==> flow/design.v <==
`timescale 1ns/1ps
module rotation #(
	parameter DSIZE		= 16
)(
	input				clock,
	input				rst_n,
	input [DSIZE-1:0]	idata,
	input [DSIZE-1:0]	comp,
	output[DSIZE-1:0]	odata,
	output				cmp_rel			 
);
reg [DSIZE-1:0]	data_reg;
always@(posedge clock,negedge rst_n)
	if(~rst_n)	data_reg	<= {DSIZE{1'b0}};
	else begin
		if(comp > idata)
				data_reg	<= idata;
		else	data_reg	<= idata - comp;
	end   
reg 			cmp_reg;
always@(posedge clock)
	cmp_reg		<= !(comp > idata);
assign	odata	= data_reg;
assign	cmp_rel	= cmp_reg;
endmodule
`timescale 1ns/1ps
module shift_add #(
	parameter	DSIZE	= 16,
	parameter	SNUM	= 0
)(
	input				clock	,
	input				en		,
	input [DSIZE-1:0]	X       ,
	input [DSIZE-1:0]	Y       ,
	output[DSIZE-1:0]	Z       
);
reg [DSIZE:0]		data;
always@(posedge clock)
	if(en)	data	<= X + (Y>>SNUM);
	else	data	<= X;
assign	Z = data[DSIZE]? {DSIZE{1'b1}} : data[DSIZE-1:0];
endmodule
`timescale 1ns/1ps
module shift_sub #(
	parameter	DSIZE	= 16,
	parameter	SNUM
)(
	input				clock	,
	input				en		,
	input [DSIZE-1:0]	X		,
	input [DSIZE-1:0]	Y		,
	output[DSIZE-1:0]	Z
);
reg [DSIZE:0]	data;
always@(posedge clock)
	if(en)	data	<= X - (Y>>SNUM);
	else	data	<= X;
assign	Z	= data[DSIZE]? {DSIZE{1'b0}} : data[DSIZE-1:0];
endmodule
`timescale 1ns/1ps
module collect_cos #(
	parameter		DSIZE	= 16,
	parameter		SEL		= 16
)(
	input				clock	,
	input				en		,
	input [DSIZE-1:0]	X		,
	output[DSIZE-1:0]	Y
);
localparam		CSIZE	= DSIZE;
localparam		COS_45_000		=  0.7071 * 2**CSIZE,      
                COS_26_565      =  0.8944 * 2**CSIZE,
                COS_14_036      =  0.9701 * 2**CSIZE,
                COS_7_1250      =  0.9923 * 2**CSIZE,
                COS_3_5763      =  0.9981 * 2**CSIZE,
                COS_1_7899      =  0.9995 * 2**CSIZE,
                COS_0_8952      =  0.9999 * 2**CSIZE,
                COS_0_4476      =  1.0000 * 2**CSIZE,
                COS_0_2238      =  1.0000 * 2**CSIZE,
                COS_0_1119      =  1.0000 * 2**CSIZE,
                COS_0_0560      =  1.0000 * 2**CSIZE,
                COS_0_0280      =  1.0000 * 2**CSIZE,
                COS_0_0140      =  1.0000 * 2**CSIZE,
                COS_0_0070      =  1.0000 * 2**CSIZE,
                COS_0_0035      =  1.0000 * 2**CSIZE,
                COS_0_0017      =  1.0000 * 2**CSIZE,
	            COS_0_0009	    =  1.0000 * 2**CSIZE;
wire [CSIZE:0]	cos_cf [16:0]	;
assign	cos_cf[ 0]	= COS_45_000		;
assign	cos_cf[ 1]	= COS_26_565		;
assign	cos_cf[ 2]	= COS_14_036		;
assign	cos_cf[ 3]	= COS_7_1250		;
assign	cos_cf[ 4]	= COS_3_5763		;
assign	cos_cf[ 5]	= COS_1_7899		;
assign	cos_cf[ 6]	= COS_0_8952		;
assign	cos_cf[ 7]	= COS_0_4476		;
assign	cos_cf[ 8]	= COS_0_2238		;
assign	cos_cf[ 9]	= COS_0_1119		;
assign	cos_cf[10]	= COS_0_0560		;
assign	cos_cf[11]	= COS_0_0280		;
assign	cos_cf[12]	= COS_0_0140		;
assign	cos_cf[13]	= COS_0_0070		;
assign	cos_cf[14]	= COS_0_0035		;
assign	cos_cf[15]	= COS_0_0017		;
assign	cos_cf[16]	= COS_0_0009		;
localparam [4:0]	SM = (SEL > 16)? 16 : SEL; 
reg [DSIZE+CSIZE-1:0]		mul_data;
always@(posedge clock)
	case(SM)
	5'd0	: mul_data	<= en? X * cos_cf[ 0]	: X << CSIZE ;
	5'd1    : mul_data	<= en? X * cos_cf[ 1]   : X << CSIZE ;
    5'd2    : mul_data	<= en? X * cos_cf[ 2]   : X << CSIZE ;
    5'd3    : mul_data	<= en? X * cos_cf[ 3]   : X << CSIZE ;
    5'd4    : mul_data	<= en? X * cos_cf[ 4]   : X << CSIZE ;
    5'd5    : mul_data	<= en? X * cos_cf[ 5]   : X << CSIZE ;
    5'd6    : mul_data	<= en? X * cos_cf[ 6]   : X << CSIZE ;
    5'd7    : mul_data	<= en? X * cos_cf[ 7]   : X << CSIZE ;
    5'd8    : mul_data	<= en? X * cos_cf[ 8]   : X << CSIZE ;
    5'd9    : mul_data	<= en? X * cos_cf[ 9]   : X << CSIZE ;
    5'd10   : mul_data	<= en? X * cos_cf[10]   : X << CSIZE ;
    5'd11   : mul_data	<= en? X * cos_cf[11]   : X << CSIZE ;
    5'd12   : mul_data	<= en? X * cos_cf[12]   : X << CSIZE ;
    5'd13   : mul_data	<= en? X * cos_cf[13]   : X << CSIZE ;
    5'd14   : mul_data	<= en? X * cos_cf[14]   : X << CSIZE ;
	5'd15   : mul_data	<= en? X * cos_cf[15]   : X << CSIZE ;
	5'd16   : mul_data	<= en? X * cos_cf[16]   : X << CSIZE ;  
	default : mul_data	<= X << DSIZE;
	endcase
assign	Y = mul_data[CSIZE+DSIZE-1-:DSIZE];
endmodule
`timescale 1ns/1ps
module sin_cos #(
	parameter	ASIZE	=	16,
	parameter	DSIZE	= 	16,
	parameter	RNUM	= 	16
)(
	input				clock 	,
	input [ASIZE-1:0]	angle   ,
	output[DSIZE-1:0]	cos		,
	output[DSIZE-1:0]	sin		
);
localparam	RSIZE	= (RNUM > 16)? 16 : RNUM;
localparam		Angle_45		= 45*2**     (1*ASIZE)	/90,			 
				Angle_26		= 26.5651*2**(1*ASIZE)	/90,       
				Angle_14		= 14.0362*2**(1*ASIZE)	/90,       
				Angle_7			= 7.1250*2** (1*ASIZE)	/90,        
				Angle_3			= 3.5763*2** (1*ASIZE)	/90,        
				Angle_1_7899	= 1.7899*2** (1*ASIZE)	/90,        
				Angle_0_8952	= 0.8952*2** (1*ASIZE)	/90,        
				Angle_0_4476	= 0.4476*2** (1*ASIZE)	/90,        
				Angle_0_2238	= 0.2238*2** (1*ASIZE)	/90,        
				Angle_0_1119	= 0.1119*2** (1*ASIZE)	/90,
				Angle_0_0560	= 0.0560*2** (1*ASIZE)	/90,
				Angle_0_0280	= 0.0280*2** (1*ASIZE)	/90,    	
                Angle_0_0140    = 0.0140*2** (1*ASIZE)	/90,
                Angle_0_0070    = 0.0070*2** (1*ASIZE)	/90,
                Angle_0_0035    = 0.0035*2** (1*ASIZE)	/90,
                Angle_0_0017    = 0.0017*2** (1*ASIZE)	/90,
                Angle_0_0009    = 0.0009*2** (1*ASIZE)	/90;
wire [ASIZE-1:0]	ANGLE [16:0];
assign	ANGLE [ 0]	= Angle_45				;    
assign	ANGLE [ 1]	= Angle_26	            ;
assign	ANGLE [ 2]	= Angle_14	            ;
assign	ANGLE [ 3]	= Angle_7		        ;
assign	ANGLE [ 4]	= Angle_3		        ;
assign	ANGLE [ 5]	= Angle_1_7899          ;
assign	ANGLE [ 6]	= Angle_0_8952          ;
assign	ANGLE [ 7]	= Angle_0_4476          ;
assign	ANGLE [ 8]	= Angle_0_2238          ;
assign	ANGLE [ 9]	= Angle_0_1119          ;
assign	ANGLE [10]	= Angle_0_0560          ;
assign	ANGLE [11]	= Angle_0_0280          ;
assign	ANGLE [12]	= Angle_0_0140          ;
assign	ANGLE [13]	= Angle_0_0070          ;
assign	ANGLE [14]	= Angle_0_0035          ;
assign	ANGLE [15]	= Angle_0_0017          ;
assign	ANGLE [16]	= Angle_0_0009          ;
wire[ASIZE-1:0]		angle_value	[RSIZE-1:0];
wire[ASIZE-1:0]		angle_rotate_result [RSIZE-1:0];	 
reg [RSIZE-1:0]		rotation_occure;
wire[RSIZE-1:0]		shift_en;			
assign	angle_value[0] = angle;
genvar II;
generate
for(II=0;II<RSIZE;II=II+1)begin:LOOP_BLOCK
rotation #(
	.DSIZE			(ASIZE)
)rotation_inst(
	.clock			(clock						),
	.rst_n          (1'b1						),
	.idata          (angle_value[II]			),
	.comp           (ANGLE[II]					),
	.odata          (angle_rotate_result[II]	),
	.cmp_rel		(shift_en[II]				)
);
if(II != (RSIZE-1))begin
assign	angle_value[II+1]	= angle_rotate_result[II];
end
end
endgenerate
wire[DSIZE:0]	xcoords_value 	[RSIZE-1:0];
wire[DSIZE:0]	ycoords_value	[RSIZE-1:0];
wire[DSIZE:0]	x_shift_result [RSIZE-1:0];
wire[DSIZE:0]	y_shift_result [RSIZE-1:0];
assign	xcoords_value[0]	= 1'b1<<DSIZE;
assign	ycoords_value[0]	= {DSIZE{1'b0}};
generate
for (II = 0;II<RSIZE;II=II+1)begin:SHIFT_BLOCK
shift_sub #(
	.DSIZE		(DSIZE+1		),
	.SNUM 		(II				)
)shift_sub_inst(
	.clock		(clock					),
	.en			(shift_en[II]           ),
	.X			(xcoords_value[II]          ),
	.Y			(ycoords_value[II]          ),
	.Z      	(x_shift_result[II]   )
);
shift_add #(
	.DSIZE		(DSIZE+1		),
	.SNUM 		(II				)
)shift_add_inst(
	.clock		(clock					),
	.en			(shift_en[II]           ),
	.X			(ycoords_value[II]          ),
	.Y			(xcoords_value[II]          ),
	.Z      	(y_shift_result[II]   )
);
if(II != (RSIZE-1))begin
assign	ycoords_value[II+1] = y_shift_result[II];
assign	xcoords_value[II+1]	= x_shift_result[II];
end
end
endgenerate
wire[DSIZE-1:0]		cos_coeff [RSIZE-1:0];
wire[DSIZE-1:0]		cos_coeff_result [RSIZE-1:0];
assign	cos_coeff[0]	= {DSIZE{1'b1}};
generate
for(II=0;II<RSIZE;II=II+1)begin:COS_COEFF_BLOCK
collect_cos #(
	.DSIZE			(DSIZE		),
	.SEL			(II			)
)collect_cos_inst(
	.clock			(clock					),
	.en				(shift_en[II]           ),
	.X				(cos_coeff[II]          ),
	.Y      		(cos_coeff_result[II]   )
);
if(II != (RSIZE-1))begin
assign	 cos_coeff[II+1] = cos_coeff_result[II];
end
end
endgenerate
reg [DSIZE+DSIZE:0]		X_reg,Y_reg;
always@(posedge clock)begin
	X_reg	<=  cos_coeff_result[RSIZE-1][DSIZE-1:0] *  x_shift_result[RSIZE-1][DSIZE-:(DSIZE+1)]; 
	Y_reg	<=  cos_coeff_result[RSIZE-1][DSIZE-1:0] *  y_shift_result[RSIZE-1][DSIZE-:(DSIZE+1)]; 
end
assign	cos	= X_reg[DSIZE+DSIZE-1-:DSIZE];
assign	sin	= Y_reg[DSIZE+DSIZE-1-:DSIZE];
endmodule
# Tool chain data of sin_cos
# Tool output for the design above before and after an edit, in the order of the flow.
# "orig" refers to lines of the RTL above, "edited" to lines of the edited file.
# "diff" is "edited" less "orig", of the values as shown.
# Operators: Yosys type, input widths -> output width; for muxes data width and select width s.
# Cell names lack the library's common part.
# Not given: --
dict set report setup {
  top {sin_cos}
  clock {clock}
  cell_library {sky130hd}
  corner {tt_025C_1v80}
}

# Diff
# Unified diff, file above to edited file.
# A script made this edit. It changes what the design does and was not meant as an optimisation.
# begin of diff
@@ -133,5 +133,5 @@
 	parameter	ASIZE	=	16,
 	parameter	DSIZE	= 	16,
-	parameter	RNUM	= 	16
+	parameter	RNUM	= 	12
 )(
 	input				clock 	,
# end of diff

# After elaboration
# Counts by Yosys on the flattened word-level netlist (proc, flatten, opt, wreduce). Print and check cells are left out. Cells with the same type and inputs are merged into one.
# element orig edited diff
set bits {}
lappend bits {mem_bits_rw 0 0 0}
lappend bits {clocked_rd_ports_x_width 0 0 0}
lappend bits {out_inout_bits 32 32 0}
lappend bits {latch_bits 0 0 0}
lappend bits {inputBits 17 17 0}
lappend bits {n_memories 0 0 0}
lappend bits {rom_bits 0 0 0}
lappend bits {word_cells 278 210 -68}
lappend bits {reg_bits 1152 876 -276}
# element orig edited diff
set classes {}
lappend classes {n_shift 0 0 0}
lappend classes {compare 16 12 -4}
lappend classes {n_reduce_logical 16 12 -4}
lappend classes {mul 8 8 0}
lappend classes {n_addsub 45 33 -12}
lappend classes {equal 0 0 0}
lappend classes {muxes 83 63 -20}
lappend classes {n_div 0 0 0}
lappend classes {bitwise 0 0 0}
# op orig edited diff
set ops {}
lappend ops {{$mux 17} 61 45 -16}
lappend ops {{$logic_not 1->1} 16 12 -4}
lappend ops {{$mux 16} 15 11 -4}
lappend ops {{$add 17x2->18} 1 0 -1}
lappend ops {{$add 17x3->18} 1 0 -1}
lappend ops {{$add 17x4->18} 1 0 -1}
lappend ops {{$add 17x5->18} 1 0 -1}
lappend ops {{$gt 1x16->1 const A} 1 0 -1}
lappend ops {{$gt 2x16->1 const A} 1 0 -1}
lappend ops {{$gt 3x16->1 const A} 1 0 -1}
lappend ops {{$gt 4x16->1 const A} 1 0 -1}
lappend ops {{$sub 16x2->16 const B} 1 0 -1}
lappend ops {{$sub 16x3->16 const B} 1 0 -1}
lappend ops {{$sub 16x4->16 const B} 1 0 -1}
lappend ops {{$sub 16x5->16 const B} 1 0 -1}
lappend ops {{$sub 17x2->18} 1 0 -1}
lappend ops {{$sub 17x3->18} 1 0 -1}
lappend ops {{$sub 17x4->18} 1 0 -1}
lappend ops {{$sub 17x5->18} 1 0 -1}
lappend ops {{$mux 32} 6 6 0}
lappend ops {{$mul 16x16->32 const B} 5 5 0}
lappend ops {{$mul 16x17->32} 2 2 0}
lappend ops {{$add 17x10->18} 1 1 0}
lappend ops {{$add 17x11->18} 1 1 0}
lappend ops {{$add 17x12->18} 1 1 0}
lappend ops {{$add 17x13->18} 1 1 0}
lappend ops {{$add 17x14->18} 1 1 0}
lappend ops {{$add 17x15->18} 1 1 0}
# The list need not be complete.

# Logic depth
# Longest topological path by Yosys (ltp), each cell counted once; first at word level (registers and memories cut), then after technology mapping (sequential cells cut; the memories' decode and read muxes count).
# element orig edited diff
set logic_depth {}
lappend logic_depth {word_depth 3 3 0}
lappend logic_depth {ABC_AREA 0 0 --}
lappend logic_depth {depth_mapped 26 27 1}
lappend logic_depth {ltp_nobuf 23 24 1}

# Netlist
# Yosys stat after the flow's synthesis: flattened, memories mapped to cells. It holds for the ABC_AREA given above (unset counts as 0); a run with the other value may have another netlist.
# cell_type orig edited diff
set by_type {}
lappend by_type {dfxtp_1 970 692 -278}
lappend by_type {nor2_1 506 336 -170}
lappend by_type {nand2_1 607 523 -84}
lappend by_type {nor3_1 169 104 -65}
lappend by_type {a21oi_1 317 254 -63}
lappend by_type {xnor2_1 305 245 -60}
lappend by_type {o21ai_0 236 194 -42}
lappend by_type {xor2_1 191 153 -38}
lappend by_type {nand3_1 95 58 -37}
lappend by_type {nor2b_1 218 183 -35}
lappend by_type {ha_1 916 884 -32}
lappend by_type {or2_2 119 88 -31}
lappend by_type {clkbuf_1 196 169 -27}
lappend by_type {a21o_1 128 109 -19}
lappend by_type {and2_1 249 267 18}
lappend by_type {nor4_1 45 28 -17}
lappend by_type {and3_1 40 24 -16}
lappend by_type {a31oi_1 33 17 -16}
# The list need not be complete.
# element orig edited diff
set synth_totals {}
lappend synth_totals {ff_cells 970 692 -278}
lappend synth_totals {buf_cells 213 176 -37}
lappend synth_totals {seq_area_um2 19418.6 13853.3 -5565.3}
lappend synth_totals {mapped_cells 8368 7162 -1206}
lappend synth_totals {mapped_area_um2 79140.9 67782.5 -11358.4}
# The figures by module come from a second, unflattened synthesis with its own total; it is not the netlist above.
# element orig edited diff
set unflattened {}
lappend unflattened {hier_cells 13511 11969 -1542}
lappend unflattened {hier_area_um2 123360.8 108495.3 -14865.5}
# Each row is one instance without its submodules.
# module cells n_inst area_um2 mod_seq_area_um2
set modules_orig {}
lappend modules_orig {{rotation (DSIZE=16)} 188 16 1620.3 420.4}
lappend modules_orig {sin_cos 1937 1 17445.5 640.6}
lappend modules_orig {collect_cos 642 1 6303.5 320.3}
lappend modules_orig {collect_cos 617 1 5815.6 320.3}
lappend modules_orig {collect_cos 549 1 5617.9 320.3}
lappend modules_orig {collect_cos 565 1 5336.4 320.3}
lappend modules_orig {collect_cos 572 1 5271.3 320.3}
lappend modules_orig {collect_cos 525 1 4865.9 320.3}
lappend modules_orig {collect_cos 454 1 4255.3 320.3}
lappend modules_orig {shift_sub 211 1 1699.1 360.3}
lappend modules_orig {shift_sub 201 1 1637.8 360.3}
lappend modules_orig {shift_add 196 1 1594.0 360.3}
lappend modules_orig {shift_add 192 1 1590.3 360.3}
lappend modules_orig {shift_sub 197 1 1537.7 360.3}
# orig: Modules not listed: 36.
# module cells n_inst area_um2 mod_seq_area_um2
set modules_edited {}
lappend modules_edited {{rotation (DSIZE=16)} 188 12 1620.3 420.4}
lappend modules_edited {sin_cos 2031 1 18024.8 640.6}
lappend modules_edited {collect_cos 642 1 6303.5 320.3}
lappend modules_edited {collect_cos 617 1 5815.6 320.3}
lappend modules_edited {collect_cos 549 1 5617.9 320.3}
lappend modules_edited {collect_cos 565 1 5336.4 320.3}
lappend modules_edited {collect_cos 531 1 5131.2 320.3}
lappend modules_edited {collect_cos 525 1 4865.9 320.3}
lappend modules_edited {collect_cos 454 1 4255.3 320.3}
lappend modules_edited {shift_sub 223 1 1715.4 360.3}
lappend modules_edited {shift_sub 201 1 1637.8 360.3}
lappend modules_edited {shift_add 189 1 1595.3 360.3}
lappend modules_edited {shift_add 196 1 1594.0 360.3}
lappend modules_edited {shift_add 192 1 1590.3 360.3}
# edited: Modules not listed: 24.

# Timing after synthesis
# Path of least setup slack by OpenSTA after synthesis, without wires, with an ideal clock, recovery checks aside; 20% of the period is set as input and as output delay. Where synthesis merged equal registers, the netlist keeps one of their names.
# element orig edited diff
set synth_timing {}
lappend synth_timing {kind {register to register} {register to register} --}
lappend synth_timing {start {register SHIFT_BLOCK[15].shift_add_inst.data[17]} {register SHIFT_BLOCK[11].shift_add_inst.data[17]} --}
lappend synth_timing {end {register Y_reg[29]} {register Y_reg[29]} --}
lappend synth_timing {arrival_time_ns 6.490 6.584 0.094}
lappend synth_timing {delay_ns 6.609 6.703 0.094}
lappend synth_timing {t_first_pin_ns 0.000 0.000 0.000}
lappend synth_timing {t_required_ns 6.381 6.381 0.000}
lappend synth_timing {stages 25 26 1}
lappend synth_timing {setup_ns 0.119 0.119 0.000}
lappend synth_timing {clock_period_ns 6.5 6.5 0.0}
lappend synth_timing {path_buffers 4 4 0}
lappend synth_timing {setup_slack_ns -0.109 -0.203 -0.094}
lappend synth_timing {synth_period_reached_ns 6.609 6.703 0.094}
# "delay_ns" = arrival - input delay + setup time.
# "stages": output pins that drive a net of the path, with the launching flip-flop's if there is one; two outputs of one cell count as two.
# "synth_period_reached_ns" = period - worst setup slack (recovery checks aside). The figure is calculated, with input and output delays left at 20% of the set period.
# Between the ends stands the longest chain of elaborated cells between them, by number of cells; it is not shown to be the way that was timed. Of several equally long chains one is given.
# Each line given opens the expression or statement behind the cell; cells for indexed reads and writes are added by Yosys, which also makes memories of some case tables.
dict set report synth_between_orig {
  cell_sequence {dfxtp_1 > clkbuf_1 > clkbuf_1 > or2_2 > clkbuf_1 > clkbuf_1 > nand2_1 > fa_1 > fa_1 > fa_1 > fa_1 > inv_1 > fa_1 > inv_1 > fa_1 > inv_1 > ha_1 > nand2_1 > or4b_2 > a211oi_1 > or4b_1 > a31oi_1 > o21ai_1 > a21oi_1 > xnor2_1}
  elab_chain_len 2
  cone_cells 2
  cone_lines 2
  cone_classes {mul (1); mux (1)}
}
# element line
set synth_lines_orig {}
lappend synth_lines_orig {{from (decl)} 37} ;# reg [DSIZE:0] data;
lappend synth_lines_orig {{from (assign)} 39} ;# if(en) data <= X + (Y>>SNUM);
lappend synth_lines_orig {{from (assign)} 40} ;# else data <= X;
lappend synth_lines_orig {{$mux 17} 41} ;# assign Z = data[DSIZE]? {DSIZE{1'b1}} : data[DSIZE-1:0];
lappend synth_lines_orig {{$mul 16x17->32} 257} ;# Y_reg <= cos_coeff_result[RSIZE-1][DSIZE-1:0] * y_shift_result[RSIZE-1][DSIZE-:(DSIZE+1)];
lappend synth_lines_orig {{to (assign)} 257}
dict set report synth_between_edited {
  cell_sequence {dfxtp_1 > clkbuf_1 > clkbuf_1 > or2_2 > clkbuf_1 > clkbuf_1 > nand2_1 > fa_1 > fa_1 > fa_1 > inv_1 > fa_1 > fa_1 > inv_1 > fa_1 > inv_1 > ha_1 > a21o_1 > a21o_1 > a211oi_1 > nand4_1 > a31oi_1 > o21bai_1 > a2111oi_0 > nor2_1 > xnor2_1}
  elab_chain_len 2
  cone_cells 2
  cone_lines 2
  cone_classes {mul (1); mux (1)}
}
# element line
set synth_lines_edited {}
lappend synth_lines_edited {{from (decl)} 37} ;# reg [DSIZE:0] data;
lappend synth_lines_edited {{from (assign)} 39} ;# if(en) data <= X + (Y>>SNUM);
lappend synth_lines_edited {{from (assign)} 40} ;# else data <= X;
lappend synth_lines_edited {{$mux 17} 41} ;# assign Z = data[DSIZE]? {DSIZE{1'b1}} : data[DSIZE-1:0];
lappend synth_lines_edited {{$mul 16x17->32} 257} ;# Y_reg <= cos_coeff_result[RSIZE-1][DSIZE-1:0] * y_shift_result[RSIZE-1][DSIZE-:(DSIZE+1)];
lappend synth_lines_edited {{to (assign)} 257}

# Path in the finished layout
# Path of least setup slack in the final report of the runs of pair A (OpenROAD, finished layout, wires in). Where an end is a register, its clock arrival counts in the times.
# element orig edited diff
set layout_timing {}
lappend layout_timing {kind {register to register} {register to register} --}
lappend layout_timing {start {register SHIFT_BLOCK[15].shift_add_inst.data[17]} {register SHIFT_BLOCK[11].shift_sub_inst.data[17]} --}
lappend layout_timing {end {register Y_reg[28]} {register X_reg[30]} --}
lappend layout_timing {t_first_pin_ns 0.74 0.68 -0.06}
lappend layout_timing {setup_slack_ns 0.14 0.04 -0.10}
lappend layout_timing {t_required_ns 6.96 6.86 -0.10}
lappend layout_timing {path_buffers 4 4 0}
lappend layout_timing {arrival_time_ns 6.82 6.81 -0.01}
lappend layout_timing {clock_period_ns 6.3 6.3 0.0}
lappend layout_timing {setup_ns 0.07 0.11 0.04}
lappend layout_timing {stages 24 25 1}
# Between the ends stands the longest chain of elaborated cells between them, by number of cells; it is not shown to be the way that was timed. Of several equally long chains one is given.
dict set report layout_between_orig {
  cell_sequence {dfxtp_4 > buf_8 > or2_4 > buf_4 > buf_4 > nand2_1 > fa_1 > fa_2 > fa_1 > fa_1 > inv_1 > fa_1 > inv_1 > fa_1 > inv_1 > ha_4 > nand2_1 > or4b_4 > a211oi_4 > or4b_4 > a31oi_4 > o21ai_2 > buf_4 > xor2_1}
  elab_chain_len 2
  cone_cells 2
  cone_lines 2
  cone_classes {mul (1); mux (1)}
}
# element line
set layout_lines_orig {}
lappend layout_lines_orig {{from (decl)} 37} ;# reg [DSIZE:0] data;
lappend layout_lines_orig {{from (assign)} 39} ;# if(en) data <= X + (Y>>SNUM);
lappend layout_lines_orig {{from (assign)} 40} ;# else data <= X;
lappend layout_lines_orig {{$mux 17} 41} ;# assign Z = data[DSIZE]? {DSIZE{1'b1}} : data[DSIZE-1:0];
lappend layout_lines_orig {{$mul 16x17->32} 257} ;# Y_reg <= cos_coeff_result[RSIZE-1][DSIZE-1:0] * y_shift_result[RSIZE-1][DSIZE-:(DSIZE+1)];
lappend layout_lines_orig {{to (assign)} 257}
dict set report layout_between_edited {
  cell_sequence {dfxtp_4 > buf_6 > nor2b_1 > buf_4 > buf_4 > and2_1 > fa_1 > fa_1 > ha_1 > inv_1 > fa_2 > fa_1 > inv_1 > fa_1 > ha_4 > a2111o_1 > a311oi_2 > o41ai_4 > buf_4 > a21oi_2 > o31a_1 > nor3_2 > a2111oi_4 > o21bai_1 > xor2_1}
  elab_chain_len 2
  cone_cells 2
  cone_lines 2
  cone_classes {mul (1); mux (1)}
}
# element line
set layout_lines_edited {}
lappend layout_lines_edited {{from (decl)} 54} ;# reg [DSIZE:0] data;
lappend layout_lines_edited {{from (assign)} 56} ;# if(en) data <= X - (Y>>SNUM);
lappend layout_lines_edited {{from (assign)} 57} ;# else data <= X;
lappend layout_lines_edited {{$mux 17} 58} ;# assign Z = data[DSIZE]? {DSIZE{1'b0}} : data[DSIZE-1:0];
lappend layout_lines_edited {{$mul 16x17->32} 256} ;# X_reg <= cos_coeff_result[RSIZE-1][DSIZE-1:0] * x_shift_result[RSIZE-1][DSIZE-:(DSIZE+1)];
lappend layout_lines_edited {{to (assign)} 256}

# Flow runs
# Both versions went through the flow (Yosys, OpenROAD) with the same settings in each pair. Constraints: input delay and output delay 20% of the set period each, output load 0.01 pF.
dict set report flow_settings_pair_A {
  CORE_UTILIZATION 40
  period_ns 6.3
  CAP_MARGIN 20
  CORE_MARGIN 2
  SLEW_MARGIN 20
}
# element orig edited diff
set measured_pair_A {}
lappend measured_pair_A {tns_setup_ns 0.000 0.000 0.000}
lappend measured_pair_A {final_stdcell_area_um2 88479.9 75986.6 -12493.3}
lappend measured_pair_A {worst_setup_slack_ns 0.145 0.045 -0.100}
lappend measured_pair_A {clock_period_reached_ns 6.155 6.255 0.100}
lappend measured_pair_A {dieArea_um2 201426.0 172765.0 -28661.0}
lappend measured_pair_A {ys_area_um2 79140.9 67782.5 -11358.4}
dict set report flow_settings_pair_B {
  CAP_MARGIN 15
  CORE_MARGIN 9
  CORE_UTILIZATION 38
  CTS_CLUSTER_DIAMETER 354
  CTS_CLUSTER_SIZE 53
  MAX_ROUTING_LAYER {met5}
  MIN_ROUTING_LAYER {met2}
  PLACE_DENSITY_LB_ADDON 0.04
  SETUP_SLACK_MARGIN 0.21
  TNS_END_PERCENT 35
  period_ns 3.83
  SLEW_MARGIN 20
}
# element orig edited diff
set measured_pair_B {}
lappend measured_pair_B {tns_setup_ns -188.936 -192.976 -4.040}
lappend measured_pair_B {final_stdcell_area_um2 92645.1 80111.8 -12533.3}
lappend measured_pair_B {worst_setup_slack_ns -2.419 -2.534 -0.115}
lappend measured_pair_B {clock_period_reached_ns 6.249 6.364 0.115}
lappend measured_pair_B {dieArea_um2 225017.0 193904.0 -31113.0}
lappend measured_pair_B {ys_area_um2 79140.9 67782.5 -11358.4}
# By "clock_period_reached_ns" is meant the clock period of the run minus its worst setup slack. This is arithmetic on one report: input and output delays are still those of the set period (20% each).
